==> flow/design.v <==
module i2c_master(dout,sda,scl,sda_drv,scl_drv,done,ack_err,busy,clk,rst,din,newd,addr,op);
input clk,rst,op,newd;
input [7:0] din;
input [6:0] addr;
output [7:0] dout;
input sda;
input scl;
output sda_drv;
output scl_drv;
output reg done, ack_err, busy;
parameter sys_freq = 40000000; 
parameter i2c_freq = 100000; 
parameter clk_count4 = sys_freq / i2c_freq;
parameter clk_count1 = clk_count4/4;
reg sda_t, scl_t, scl_en;
reg r_scl;
reg [1:0] pulse;
integer count1;
always @(posedge clk) begin
	if(rst) begin
		pulse <= 0;
		count1 <= 0;
	end
	else if(busy == 0) begin
		pulse <= 0;
		count1 <= 0;
	end
	else if(count1 == clk_count1-1) begin
		pulse <= 1;
		count1 <= count1+1;
	end
	else if(count1 == clk_count1*2-1) begin
		pulse <= 2;
		count1 <= count1+1;
	end
	else if(count1 == clk_count1*3-1) begin
		pulse <= 3;
		count1 <= count1+1;
	end
	else if(count1 == clk_count1*4-1) begin
		pulse <= 0;
		count1 <= 0;
	end
	else begin
		count1 <= count1 + 1;
	end
end
typedef enum logic [3:0]
		  {IDLE = 4'd0, 
		  START = 4'd1, 
		  WRITE_ADD = 4'd2, 
		  ACK_1 = 4'd3, 
		  WRITE_DATA = 4'd4, 
		  ACK_2 = 4'd5, 
		  STOP = 4'd6, 
		  MASTER_NACK = 4'd7,
		  READ_DATA = 4'd8} state_type;
state_type state;
reg [7:0] tx_data, rx_data;
reg [7:0] add;
reg sda_en, r_ack;
reg [3:0] bit_count;
always@(posedge clk) begin
	if(rst) begin
		state <= IDLE;
		bit_count <= 0;
		sda_t <= 0;
		scl_t <= 0;
		scl_en <= 1;
		tx_data <= 0;
		add <= 0;
		ack_err <= 0;
		busy <= 0;
		done <= 0;
		sda_en <= 0;
		r_ack <= 0;
		rx_data <= 0;
		r_scl <= 0;
	end
	else
		case(state) 
			IDLE: begin
				done <= 0;
				if(newd) begin
					state <= START;
					tx_data <= din;
					add <= {addr,op};
					busy <= 1;
					ack_err <= 0;
				end
				else begin
					state <= IDLE;
					tx_data <= 0;
					add <= 0;
					busy <= 0;
					ack_err <= 0;
				end
			end
			START: begin
				sda_en <= 1'b1;
				case(pulse)
					0: begin sda_t <= 1'b1; scl_t <= 1; end
					1: begin sda_t <= 1'b1; scl_t <= 1; end
					2: begin sda_t <= 1'b0; scl_t <= 1; end
					3: begin sda_t <= 1'b0; scl_t <= 1; end
				endcase
				if(count1 == clk_count1*4-1) begin
					sda_en <= 1;
					state <= WRITE_ADD;
					scl_t <= 0;
				end
				else begin
					state <= START;
				end
			end 
			WRITE_ADD: begin
				if(bit_count<=7) begin
					case(pulse) 
					0: begin scl_t <= 0; sda_t <= 1'b0; end
					1: begin scl_t <= 0; sda_t <= add[7-bit_count]; end
					2: begin scl_t <= 1;  end
					3: begin scl_t <= 1;  end
					endcase
					if(count1 == clk_count1*4-1) begin
						bit_count <= bit_count + 1;
						scl_t <= 0;
						state <= WRITE_ADD;
					end
					else begin
						state <= WRITE_ADD;
					end
				end
				else begin
					bit_count <= 0;
					state <= ACK_1;
					scl_t <= 0;
					sda_en <= 0;
				end
			end
			ACK_1: begin
				sda_en <= 0;
				case(pulse) 
					0: begin 
						scl_en <= 0;  
						if(count1 == 20)
							r_scl <= scl;
						else 	
							r_scl <= r_scl;
					end
					1: begin 
						scl_en <= 1;
						sda_t<= 1'b0; r_ack <= sda;
						scl_t <= (r_scl == 1'b1) ? 1'b0: 1'b0;
					end
					2: begin 
						scl_en <= 1;
						scl_t <= (r_scl == 1'b1) ? 1'b1: 1'b0;
					end
					3: begin 
						scl_en <= 1;
						scl_t <= (r_scl == 1'b1) ? 1'b1: 1'b0;
					end
				endcase
				if(count1 == clk_count1*4-1) begin
					if(r_scl == 1'b0) 
						state <= ACK_1;
					else if(r_ack == 0 && add[0] == 0) begin
						state <= WRITE_DATA;
						sda_en <= 1;
						scl_t <= 0;
						bit_count <= 0;
					end
					else if(r_ack == 0 && add[0] == 1) begin
						state <= READ_DATA;
						sda_en <= 0;
						scl_t <= 0;
						bit_count <= 0;
					end
					else begin
						state <= STOP;
						sda_en <= 1;
						ack_err <= 1;
					end
				end
				else begin
					state <= ACK_1;
				end
			end
			WRITE_DATA: begin
				sda_en <= 1'b1;
				if(bit_count <= 7) begin
					case(pulse) 
						0: begin scl_t <= 0; sda_t <= 1'b0; end
						1: begin scl_t <= 0; sda_t <= tx_data[7-bit_count]; end
						2: begin scl_t <= 1;  end
						3: begin scl_t <= 1;  end
					endcase
					if(count1 == clk_count1*4-1) begin
						bit_count <= bit_count + 1;
						state <= WRITE_DATA;
						scl_t <= 0;
					end
					else 
						state <= WRITE_DATA;
				end
				else begin
					state <= ACK_2;
					bit_count <= 0;
					sda_en <= 0;
				end
			end
			READ_DATA: begin
				sda_en <= 0;
				if(bit_count <= 7) begin
					case(pulse) 
						0: begin scl_t <= 0; sda_t <= 1'b0; end
						1: begin scl_t <= 0; sda_t <= 1'b0;end
						2: begin scl_t <= 1; rx_data <= (count1 == 200)?{rx_data[6:0],sda}: rx_data; end
						3: begin scl_t <= 1;  end
					endcase
					if(count1 == clk_count1*4-1) begin
						bit_count <= bit_count + 1;
						state <= READ_DATA;
						scl_t <= 0;
					end
					else 
						state <= READ_DATA;
				end
				else begin
					state <= MASTER_NACK;
					bit_count <= 0;
					sda_en <= 1;
				end
			end
			ACK_2: begin
				sda_en <= 0;
				case(pulse) 
					0: begin scl_t <= 0; sda_t <= 1'b0; end
					1: begin scl_t <= 0; sda_t <= 1'b0;end
					2: begin scl_t <= 1; sda_t<= 1'b0; r_ack <= 0; end
					3: begin scl_t <= 1;  end
				endcase
				if(count1 == clk_count1*4-1) begin
					scl_t <= 1;
					sda_t <= 0;
					if(r_ack == 0) begin
						state <= STOP;
						sda_en <= 1;
					end
					else begin
						state <= STOP;
						sda_en <= 1;
						ack_err <= 1;
					end
				end
				else begin
					state <= ACK_2;
				end
			end
			MASTER_NACK: begin
				sda_en <= 1;
				case(pulse) 
					0: begin scl_t <= 0; sda_t <= 1'b1; end
					1: begin scl_t <= 0; sda_t <= 1'b1; end
					2: begin scl_t <= 1; sda_t <= 1'b1; end
					3: begin scl_t <= 1; sda_t <= 1'b1; end
				endcase
				if(count1== clk_count1*4-1) begin
					scl_t <= 1;
					sda_t <= 0;
					state <= STOP;
				end
				else 
					state <= MASTER_NACK;
			end
			STOP: begin
				case(pulse) 
					0: begin scl_t <= 1; sda_t <= 1'b0; end
					1: begin scl_t <= 1; sda_t <= 1'b0; end
					2: begin scl_t <= 1; sda_t <= 1'b1; end
					3: begin scl_t <= 1; sda_t <= 1'b1; end
				endcase
				if(count1== clk_count1*4-1) begin
					state <= IDLE;
					done <= 1;
					busy <= 0;
					sda_en <= 1;
					scl_t <= 0;
				end
				else 
					state <= STOP;
			end
		endcase
end
assign sda_drv = (sda_en)?(sda_t==1'b0)?1'b0:1'b1:1'b1;
assign scl_drv = (scl_en==1'b1) ? scl_t : 1'b1;
assign dout = rx_data;
endmodule
module i2c_Slave(scl,sda,sda_drv,scl_drv,ack_err,clk,rst,stretch,done);
input scl,clk,rst,stretch;
input sda;
output sda_drv, scl_drv;
output reg done,ack_err;
reg sda_en,sda_t,scl_t,scl_en;
parameter sys_freq = 40000000;
parameter i2c_freq = 100000;  
parameter clk_count4 = sys_freq/i2c_freq;
parameter clk_count1 = clk_count4/4;
integer count1,i;
reg [1:0] pulse;
reg [7:0] mem[128];
reg busy;
reg [7:0] din,dout;
reg r_mem,w_mem;
reg [6:0] addr;
reg [7:0] r_addr;
always@(posedge clk) begin
	if(rst) begin
		for(i = 0;i<128;i=i+1) 
			mem[i] <= i;
		dout <= 8'b0;
	end
	else if(r_mem == 1'b1)
		dout <= mem[addr];
	else if(w_mem == 1'b1)
		mem[addr] <= din;
end
always@(posedge clk) begin
	if(rst) begin
		pulse <= 0;
		count1 <= 0;
	end
	else if(busy == 1'b0) begin
		pulse <= 2;
		count1 <= 202;
	end
	else if(count1 == clk_count1-1)begin
		pulse <= 1;
		count1 <= count1 + 1;
    end
	else if(count1 == clk_count1*2-1)begin
		pulse <= 2;
		count1 <= count1 + 1;
    end
	else if(count1 == clk_count1*3-1)begin
		pulse <= 3;
		count1 <= count1 + 1;
    end
	else if(count1 == clk_count1*4-1) begin
		pulse <= 0;
		count1 <= 0;
	end
	else begin
		count1 <= count1 + 1;
	end
end
typedef enum logic [3:0] {idle = 0, read_addr = 1, send_ack1 = 2, send_data = 3, master_ack = 4, read_data = 5, send_ack2 = 6, wait_p = 7, detect_stop = 8,wait_stretch = 9} state_type;
state_type state;
reg [3:0] bitcnt;
reg r_ack;
always@(posedge clk) begin
	if(rst) begin
		state <= idle;
		bitcnt <= 0;
		busy <= 0;
		din <= 8'd0;
		done <= 0;
		ack_err <= 0;
		sda_en <= 0;
		sda_t <= 0;
		r_mem <= 0;
		r_addr <= 0;
		addr <= 0;
		scl_t <= 0;
		scl_en <= 0;
		w_mem <= 0;
		r_ack <= 0;
	end
	else begin
		case(state) 
			idle: begin
				done <= 0;
				sda_en <= 1'b0;
				scl_en <= 0;
				if(sda == 1'b0 && scl == 1'b1) begin
					state <= wait_p;
					busy <= 1;
				end
				else 
					state <= idle;
			end
			wait_p: begin
				if(pulse == 2'b11 && count1 == 399) begin
					state <= read_addr;
				end
				else 
					state <= wait_p;
			end
			read_addr: begin
				sda_en <= 0;
				if(bitcnt <= 7) begin
					case(pulse)
						0: begin end
						1: begin end
						2: begin r_addr <= (count1==200)?{r_addr[6:0],sda}:r_addr; end
						3: begin end
					endcase
					if(count1 == clk_count1*4-1) begin
						bitcnt <= bitcnt + 1;
						state <= read_addr;
					end
					else 
						state <= read_addr;
			     end
					else begin
						if(stretch == 1'b1) begin
							state <= wait_stretch;
							bitcnt <= 0;
							scl_en <= 1;
							addr <= r_addr[7:1];
						end
						else begin
							state <= send_ack1;
							bitcnt <= 0;
							sda_en <= 1;
							scl_en <= 0;
							addr <= r_addr[7:1];
						end
					end
			end
			wait_stretch: begin
				case(pulse) 
					0: begin 
						scl_en <= 1;
						scl_t <= 0;
					end
					1: begin 
					   scl_en <= 1;
					   scl_t <= 0;
					 end
					2: begin scl_en <= 0;end
					3: begin end
				endcase
				if(count1 == clk_count1*4-1) begin
						if(stretch == 1'b1)
							state <= wait_stretch;
						else begin
							state <= send_ack1;
							scl_en <= 1'b0;
							sda_en <= 1'b1;
						end
					end
					else 
					   state <= wait_stretch;
			end
			send_ack1: begin
				sda_en <= 1;
				case(pulse)
					0: begin sda_t <= 0; scl_en <= 1; scl_t <= 1; end
					1: begin scl_en <= 0; end
					2: begin end
					3: begin end
				endcase
				if(count1 == clk_count1*4-1) begin
					if(r_addr[0] == 1'b0) begin
						state <= read_data;
						r_mem <= 1'b0;
					end
					else begin
						state <= send_data;
						r_mem <= 1'b1;
					end
				end
				else 
					state <= send_ack1;
			end
			send_data: begin
				sda_en <= 1;
				if(bitcnt <= 7) begin
					r_mem <= 0;
					case(pulse)
					0: begin end
					1: begin sda_t <= (count1==100)?dout[7-bitcnt] : sda_t; end
					2: begin end
					3: begin end
					endcase
					if(count1 == clk_count1*4-1) begin
						bitcnt<= bitcnt + 1;
						state <= send_data;
					end
					else begin
						state <= send_data;
					end
				end
				else begin
					state <= master_ack;
					bitcnt <= 0;
					sda_en <= 0;
				end
			end
			read_data: begin
				sda_en <= 0;
				if(bitcnt<= 7) begin
					case(pulse)
					0: begin end
					1: begin end
					2: begin din <=(count1==200)?{din[6:0],sda}:din; end
					3: begin end
					endcase
					if(count1 == clk_count1*4-1) begin
						state<= read_data;
						bitcnt <= bitcnt + 1;
					end
					else	
						state <= read_data;
				end
				else begin
					state <= send_ack2;
					bitcnt <= 0;
					sda_en <= 1;
					w_mem <= 1;
				end
			end
			send_ack2: begin
			sda_en <= 1;
				case(pulse)
					0: begin sda_t <= 0; end
					1: begin w_mem <= 0; end
					2: begin end
					3: begin end
				endcase
				if(count1 == clk_count1*4-1) begin
					state <= detect_stop;
					sda_en <= 0;
				end
				else 
					state <= send_ack2;
			end
			master_ack: begin
				case(pulse)
					0: begin end
					1: begin end
					2: begin r_ack <=(count1==200)?sda:r_ack; end
					3: begin end
				endcase
				if(count1 == clk_count1*4-1) begin
					if(r_ack == 1'b1) begin
						state <= detect_stop;
						sda_en <= 0;
						ack_err <= 1;
					end
					else begin
						state <= detect_stop;
						sda_en <= 0;
						ack_err <= 0;
					end
				end
				else 
					state <= master_ack;
			end
			detect_stop: begin
				sda_en <= 0;
				if(count1 == 399 && pulse == 2'b11) begin
					state <= idle;
					done <= 1;
					busy <= 0;
				end
				else 
					state <= detect_stop;
			end
			default: state <= idle;
		endcase
	end
end
assign sda_drv = (sda_en==1'b1)?sda_t:1'b1;
assign scl_drv = (scl_en == 1'b1) ? scl_t: 1'b1;
endmodule
`timescale 1ns / 1ps
module i2c_top(
input clk, rst, newd, op, stretch,
input [6:0] addr,
input [7:0] din,
output [7:0] dout,
output busy,ack_err,
output done,
output sda, scl
);
wire ack_errm, ack_errs;
wire sda_m, scl_m, sda_s, scl_s;
i2c_master master (dout,sda,scl,sda_m,scl_m,done,ack_errm,busy,clk,rst,din,newd,addr,op);
i2c_Slave slave (.clk(clk),.rst(rst),.stretch(stretch),.sda(sda),.scl(scl),.sda_drv(sda_s),.scl_drv(scl_s),.ack_err(ack_errs),.done() );
assign sda = sda_m & sda_s;
assign scl = scl_m & scl_s;
assign ack_err = ack_errs | ack_errm;
endmodule
--- tool output ---
* Tool chain data of i2c_top
Tool output for the design above before and after an edit, in the order of the flow.
"before" refers to lines of the RTL above, "after" to lines of the edited file.
"difference": "after" minus "before" as printed here. "rel. change": 100 x difference / "before".
Library cell names are shortened.
The mark - stands for no value.
- Design top :: i2c_top
- Clock input :: clk
- Library :: sky130hd
- Corner :: tt_025C_1v80

* Edit of the RTL
The edit as a unified diff against the file above.
A script made this edit. It changes what the design does and was not meant as an optimisation.
#+begin_src diff
@@ -294,5 +294,7 @@
 end
 assign sda_drv = (sda_en)?(sda_t==1'b0)?1'b0:1'b1:1'b1;
-assign scl_drv = (scl_en==1'b1) ? scl_t : 1'b1;
+reg scl_drv_ff;
+always @(posedge clk) scl_drv_ff <= (scl_en==1'b1) ? scl_t : 1'b1;
+assign scl_drv = scl_drv_ff;
 assign dout = rx_data;
 endmodule
#+end_src

* After elaboration
Counts by Yosys on the flattened word-level netlist (proc, flatten, opt, wreduce; memories kept). Register bits leave out memories and registers merged into their read ports (data or address). Print and check cells are left out.
Memory sizes are those after Yosys's memory passes, which may raise the word count (mostly to a power of two), join words into wider ones and drop unused or constant bits.
** Storage and ports
- register bits :: before 149, after 150, difference +1, rel. change +0.67%
- bits in writable memories :: before 1024, after 1024, difference 0, rel. change 0.00%
- memories kept :: before 1, after 1, difference 0, rel. change 0.00%
- input port bits :: before 20, after 20, difference 0, rel. change 0.00%
- output and inout port bits :: before 13, after 13, difference 0, rel. change 0.00%
- elaborated cells :: before 350, after 350, difference 0, rel. change 0.00%
** Operators by class
- add/sub/neg operators :: before 6, after 6, difference 0, rel. change 0.00%
- $lt $le $gt $ge :: before 2, after 2, difference 0, rel. change 0.00%
- eq/ne operators :: before 73, after 73, difference 0, rel. change 0.00%
- shifts and indexed selects :: before 3, after 3, difference 0, rel. change 0.00%
- multiplexer cells :: before 156, after 155, difference -1, rel. change -0.64%
- bitwise gates (word level) :: before 9, after 9, difference 0, rel. change 0.00%
- reduce/logical cells :: before 65, after 65, difference 0, rel. change 0.00%
** Operators with widths
- 2-to-1 mux 1 bit :: before 77, after 76, difference -1, rel. change -1.30%
Operator kinds equal on both sides are left out: 57.

* Depth
Longest topological path by Yosys (ltp), each cell counted once; first at word level (registers and memories cut), then after technology mapping (sequential cells cut; the memories' decode and read muxes count).
** Logic depth
- word-level depth :: before 8, after 8, difference 0, rel. change 0.00%
- ABC_AREA :: before 0, after 0
- mapped depth :: before 12, after 12, difference 0, rel. change 0.00%

* Synthesis result
Source: synth_stat.txt of the flow (Yosys; design flattened, memories mapped). It holds for the ABC_AREA given above (unset counts as 0); a run with the other value may have another netlist.
** Synthesis totals
- standard cells after synthesis :: before 4555, after 4557, difference +2, rel. change +0.04%
- cell area after synthesis (mm²) :: before 0.0559086, after 0.0558848, difference -0.0000238, rel. change -0.04%
- sequential area (mm²) :: before 0.0341928, after 0.0342128, difference +0.0000200, rel. change +0.06%
- mapped flip-flops :: before 1196, after 1197, difference +1, rel. change +0.08%
- buffer cells :: before 507, after 438, difference -69, rel. change -13.61%
** Cells by type
- and2_1 :: before 216, after 580, difference +364, rel. change +168.52%
- and3_1 :: before 244, after 25, difference -219, rel. change -89.75%
- nor3_1 :: before 178, after 32, difference -146, rel. change -82.02%
- nor2_1 :: before 242, after 318, difference +76, rel. change +31.40%
- clkbuf_1 :: before 402, after 356, difference -46, rel. change -11.44%
- a21oi_1 :: before 106, after 147, difference +41, rel. change +38.68%
- nand3_1 :: before 86, after 49, difference -37, rel. change -43.02%
- o21ai_0 :: before 195, after 223, difference +28, rel. change +14.36%
- nor2b_1 :: before 15, after 30, difference +15, rel. change +100.00%
- xor2_1 :: before 27, after 41, difference +14, rel. change +51.85%
- buf_4 :: before 16, after 2, difference -14, rel. change -87.50%
- o221ai_1 :: before 22, after 10, difference -12, rel. change -54.55%
- a221oi_1 :: before 67, after 57, difference -10, rel. change -14.93%
- inv_1 :: before 35, after 25, difference -10, rel. change -28.57%
- xnor2_1 :: before 26, after 16, difference -10, rel. change -38.46%
- buf_2 :: before 72, after 64, difference -8, rel. change -11.11%
- a22o_1 :: before 33, after 26, difference -7, rel. change -21.21%
- a221o_1 :: before 24, after 18, difference -6, rel. change -25.00%
Cell types equal on both sides are left out: 13.
Not every row of either side is listed.
By module: a second synthesis without flattening, with its own total; a netlist apart from the flattened one above.
** Second synthesis, totals
- cells (unflattened synthesis) :: before 4541, after 4604, difference +63, rel. change +1.39%
- area (unflattened synthesis) (mm²) :: before 0.0559311, after 0.0561914, difference +0.0002603, rel. change +0.47%
Each row is one instance without its submodules.
** By module, before
- i2c_Slave :: times used 1, cells 4077, area 0.0519386 mm², sequential area 0.0325712 mm²
- i2c_master :: times used 1, cells 461, area 0.0039738 mm², sequential area 0.0016416 mm²
- i2c_top :: times used 1, cells 3, area 0.0000188 mm², sequential area 0 mm²
** By module, after
- i2c_Slave :: times used 1, cells 4150, area 0.0522138 mm², sequential area 0.0325712 mm²
- i2c_master :: times used 1, cells 451, area 0.0039588 mm², sequential area 0.0016616 mm²
- i2c_top :: times used 1, cells 3, area 0.0000188 mm², sequential area 0 mm²

* Timing after synthesis
Path of least setup slack by OpenSTA after synthesis, without wires, with an ideal clock, recovery checks aside; 20% of the period is set as input and as output delay. Where synthesis merged equal registers, the netlist keeps one of their names.
** Timing path post-synthesis
- path type :: before in2reg, after in2reg
- start point :: before input rst, after input rst
- end point :: before memory slave.mem[15][0], after memory slave.mem[119][0]
- clock period (ns) :: before 10.0, after 10.0, difference 0.0, rel. change 0.00%
- input delay (ns) :: before 2.000, after 2.000, difference 0.000, rel. change 0.00%
- launch time at the first pin (ns) :: before 2.000, after 2.000, difference 0.000, rel. change 0.00%
- arrival (ns) :: before 3.780, after 3.907, difference +0.127, rel. change +3.36%
- required time (ns) :: before 9.616, after 9.616, difference 0.000, rel. change 0.00%
- slack (ns) :: before 5.836, after 5.709, difference -0.127
- path delay (ns) :: before 2.164, after 2.291, difference +0.127, rel. change +5.87%
- stages on the path :: before 7, after 8, difference +1, rel. change +14.29%
- synthesis period reached (ns) :: before 4.164, after 4.291, difference +0.127, rel. change +3.05%
"path delay" is the arrival time less input delay plus setup time.
"stages on the path" counts driving pins, that of a launching flip-flop among them; a cell with two outputs on the path counts twice.
"synthesis period reached" is the clock period less the worst setup slack; recovery checks do not enter. This is arithmetic on one report: input and output delays are still those of the set period (20% each).
The rows between start and end are the longest chain of elaborated cells between them; the timing report does not say that the signal goes this way. Where chains are equally long, one stands for them.
Each line given opens the expression or statement behind the cell; cells for indexed reads and writes are added by Yosys, which also makes memories of some case tables.
before: Only ways into the end's enable, where the timed path ends, are counted here.
On the way, post-synthesis, before:
- Cells stage by stage :: clkinv_1 and3_1 clkbuf_1 nand2_1 clkbuf_1 clkbuf_1 o21ai_0
- Cells in the longest elaborated chain :: 1
- Elaborated cells on any way between the ends :: 3
- Source lines of those cells :: 1
- Classes of those cells :: mux (3)
** Ends and longest elaborated chain, post-synthesis, before
- start: declaration :: RTL line 580 : input clk, rst, newd, op, stretch,
- 2-to-1 mux 7 bit :: RTL line 318 : if(rst) begin
- end: declaration :: RTL line 311 : reg [7:0] mem[128];
after: Only ways into the end's enable, where the timed path ends, are counted here.
On the way, post-synthesis, after:
- Cells stage by stage :: clkbuf_1 inv_1 and3_1 clkbuf_1 nand3_1 clkbuf_1 clkbuf_1 o21ai_0
- Cells in the longest elaborated chain :: 1
- Elaborated cells on any way between the ends :: 3
- Source lines of those cells :: 1
- Classes of those cells :: mux (3)
** Ends and longest elaborated chain, post-synthesis, after
- start: declaration :: RTL line 582 : input clk, rst, newd, op, stretch,
- 2-to-1 mux 7 bit :: RTL line 320 : if(rst) begin
- end: declaration :: RTL line 313 : reg [7:0] mem[128];

* Worst path after layout
Path of least setup slack in the final report of the runs of set A (OpenROAD, finished layout, wires in). Where an end is a register, its clock arrival counts in the times.
** Timing path after layout
- path type :: before reg2reg, after reg2reg
- start point :: before register slave.addr[2], after register slave.addr[2]
- end point :: before register slave.dout[7], after memory slave.mem[102][6]
- clock period (ns) :: before 5.16, after 5.16, difference 0.00, rel. change 0.00%
- launch time at the first pin (ns) :: before 0.76, after 0.77, difference +0.01, rel. change +1.32%
- arrival (ns) :: before 4.38, after 4.30, difference -0.08, rel. change -1.83%
- required time (ns) :: before 5.79, after 5.53, difference -0.26, rel. change -4.49%
- slack (ns) :: before 1.41, after 1.24, difference -0.17
- stages on the path :: before 9, after 6, difference -3, rel. change -33.33%
The rows between start and end are the longest chain of elaborated cells between them; the timing report does not say that the signal goes this way. Where chains are equally long, one stands for them.
At most two assigning lines are given for a register; there are more.
On the way, after layout, before:
- Cells stage by stage :: dfxtp_4 buf_4 inv_2 buf_4 a221oi_1 nor2_1 o21ai_0 nor4bb_1 a41oi_1
** Ends and longest elaborated chain, after layout, before
- start: declaration :: RTL line 315 : reg [6:0] addr;
- start: assignment :: RTL line 420 : addr <= r_addr[7:1];
- start: assignment :: RTL line 427 : addr <= r_addr[7:1];
- end: declaration :: RTL line 313 : reg [7:0] din,dout;
before: No chain of elaborated cells between the ends is given.
On the way, after layout, after:
- Cells stage by stage :: dfxtp_4 inv_2 nor2_1 buf_4 nand2_4 o21ai_0
- Cells in the longest elaborated chain :: 3
- Elaborated cells on any way between the ends :: 3
- Source lines of those cells :: 3
- Classes of those cells :: mux (3)
** Ends and longest elaborated chain, after layout, after
- start: declaration :: RTL line 317 : reg [6:0] addr;
- start: assignment :: RTL line 422 : addr <= r_addr[7:1];
- start: assignment :: RTL line 429 : addr <= r_addr[7:1];
- 2-to-1 mux 7 bit :: RTL line 327 : else if(w_mem == 1'b1)
- 2-to-1 mux 7 bit :: RTL line 325 : else if(r_mem == 1'b1)
- 2-to-1 mux 7 bit :: RTL line 320 : if(rst) begin
- end: declaration :: RTL line 313 : reg [7:0] mem[128];

* Measured runs
Runs of the flow (Yosys, OpenROAD) on both versions; the two runs of a pair have the same settings. The constraints put input and output delay at 20% of the set period each and load the outputs with 0.01 pF.
Settings, set A:
- CORE_UTILIZATION :: 40
- period_ns :: 5.16
- CAP_MARGIN :: 20
- CORE_MARGIN :: 2
- SLEW_MARGIN :: 20
** Measured results, set A
- post-synthesis cell area (mm²) :: before 0.0559086, after 0.0558848, difference -0.0000238, rel. change -0.04%
- area of the die (mm²) :: before 0.142778, after 0.142718, difference -0.000060, rel. change -0.04%
- standard-cell area of the final layout (mm²) :: before 0.0631468, after 0.0633207, difference +0.0001739, rel. change +0.28%
- utilization :: before 0.454, after 0.455, difference +0.001
- setup slack of the critical path (ns) :: before 1.410, after 1.236, difference -0.174
- final setup TNS (ns) :: before 0.000, after 0.000, difference 0.000
- worst hold slack (ns) :: before 0.454, after 0.431, difference -0.023
- total power of the final layout (mW) :: before 20.761, after 20.831, difference +0.070, rel. change +0.34%
- clock period reached (ns) :: before 3.750, after 3.924, difference +0.174, rel. change +4.64%
Settings, set B:
- CAP_MARGIN :: 40
- CORE_UTILIZATION :: 43
- CTS_CLUSTER_SIZE :: 23
- PLACE_DENSITY_LB_ADDON :: 0.14
- SETUP_SLACK_MARGIN :: 1.06
- period_ns :: 6.57
- CORE_MARGIN :: 2
- SLEW_MARGIN :: 20
** Measured results, set B
- post-synthesis cell area (mm²) :: before 0.0559086, after 0.0558848, difference -0.0000238, rel. change -0.04%
- area of the die (mm²) :: before 0.132919, after 0.132864, difference -0.000055, rel. change -0.04%
- standard-cell area of the final layout (mm²) :: before 0.0630818, after 0.0631418, difference +0.0000600, rel. change +0.10%
- utilization :: before 0.488, after 0.488, difference 0.000
- setup slack of the critical path (ns) :: before 2.471, after 2.351, difference -0.120
- final setup TNS (ns) :: before 0.000, after 0.000, difference 0.000
- worst hold slack (ns) :: before 0.448, after 0.392, difference -0.056
- total power of the final layout (mW) :: before 16.322, after 16.313, difference -0.009, rel. change -0.06%
- clock period reached (ns) :: before 4.099, after 4.219, difference +0.120, rel. change +2.93%
"clock period reached" means the clock period less the worst setup slack. The figure is calculated, with input and output delays left at 20% of the set period.
"total power of the final layout": no workload was simulated; the value follows from the tool's default switching activity.
--- end ---
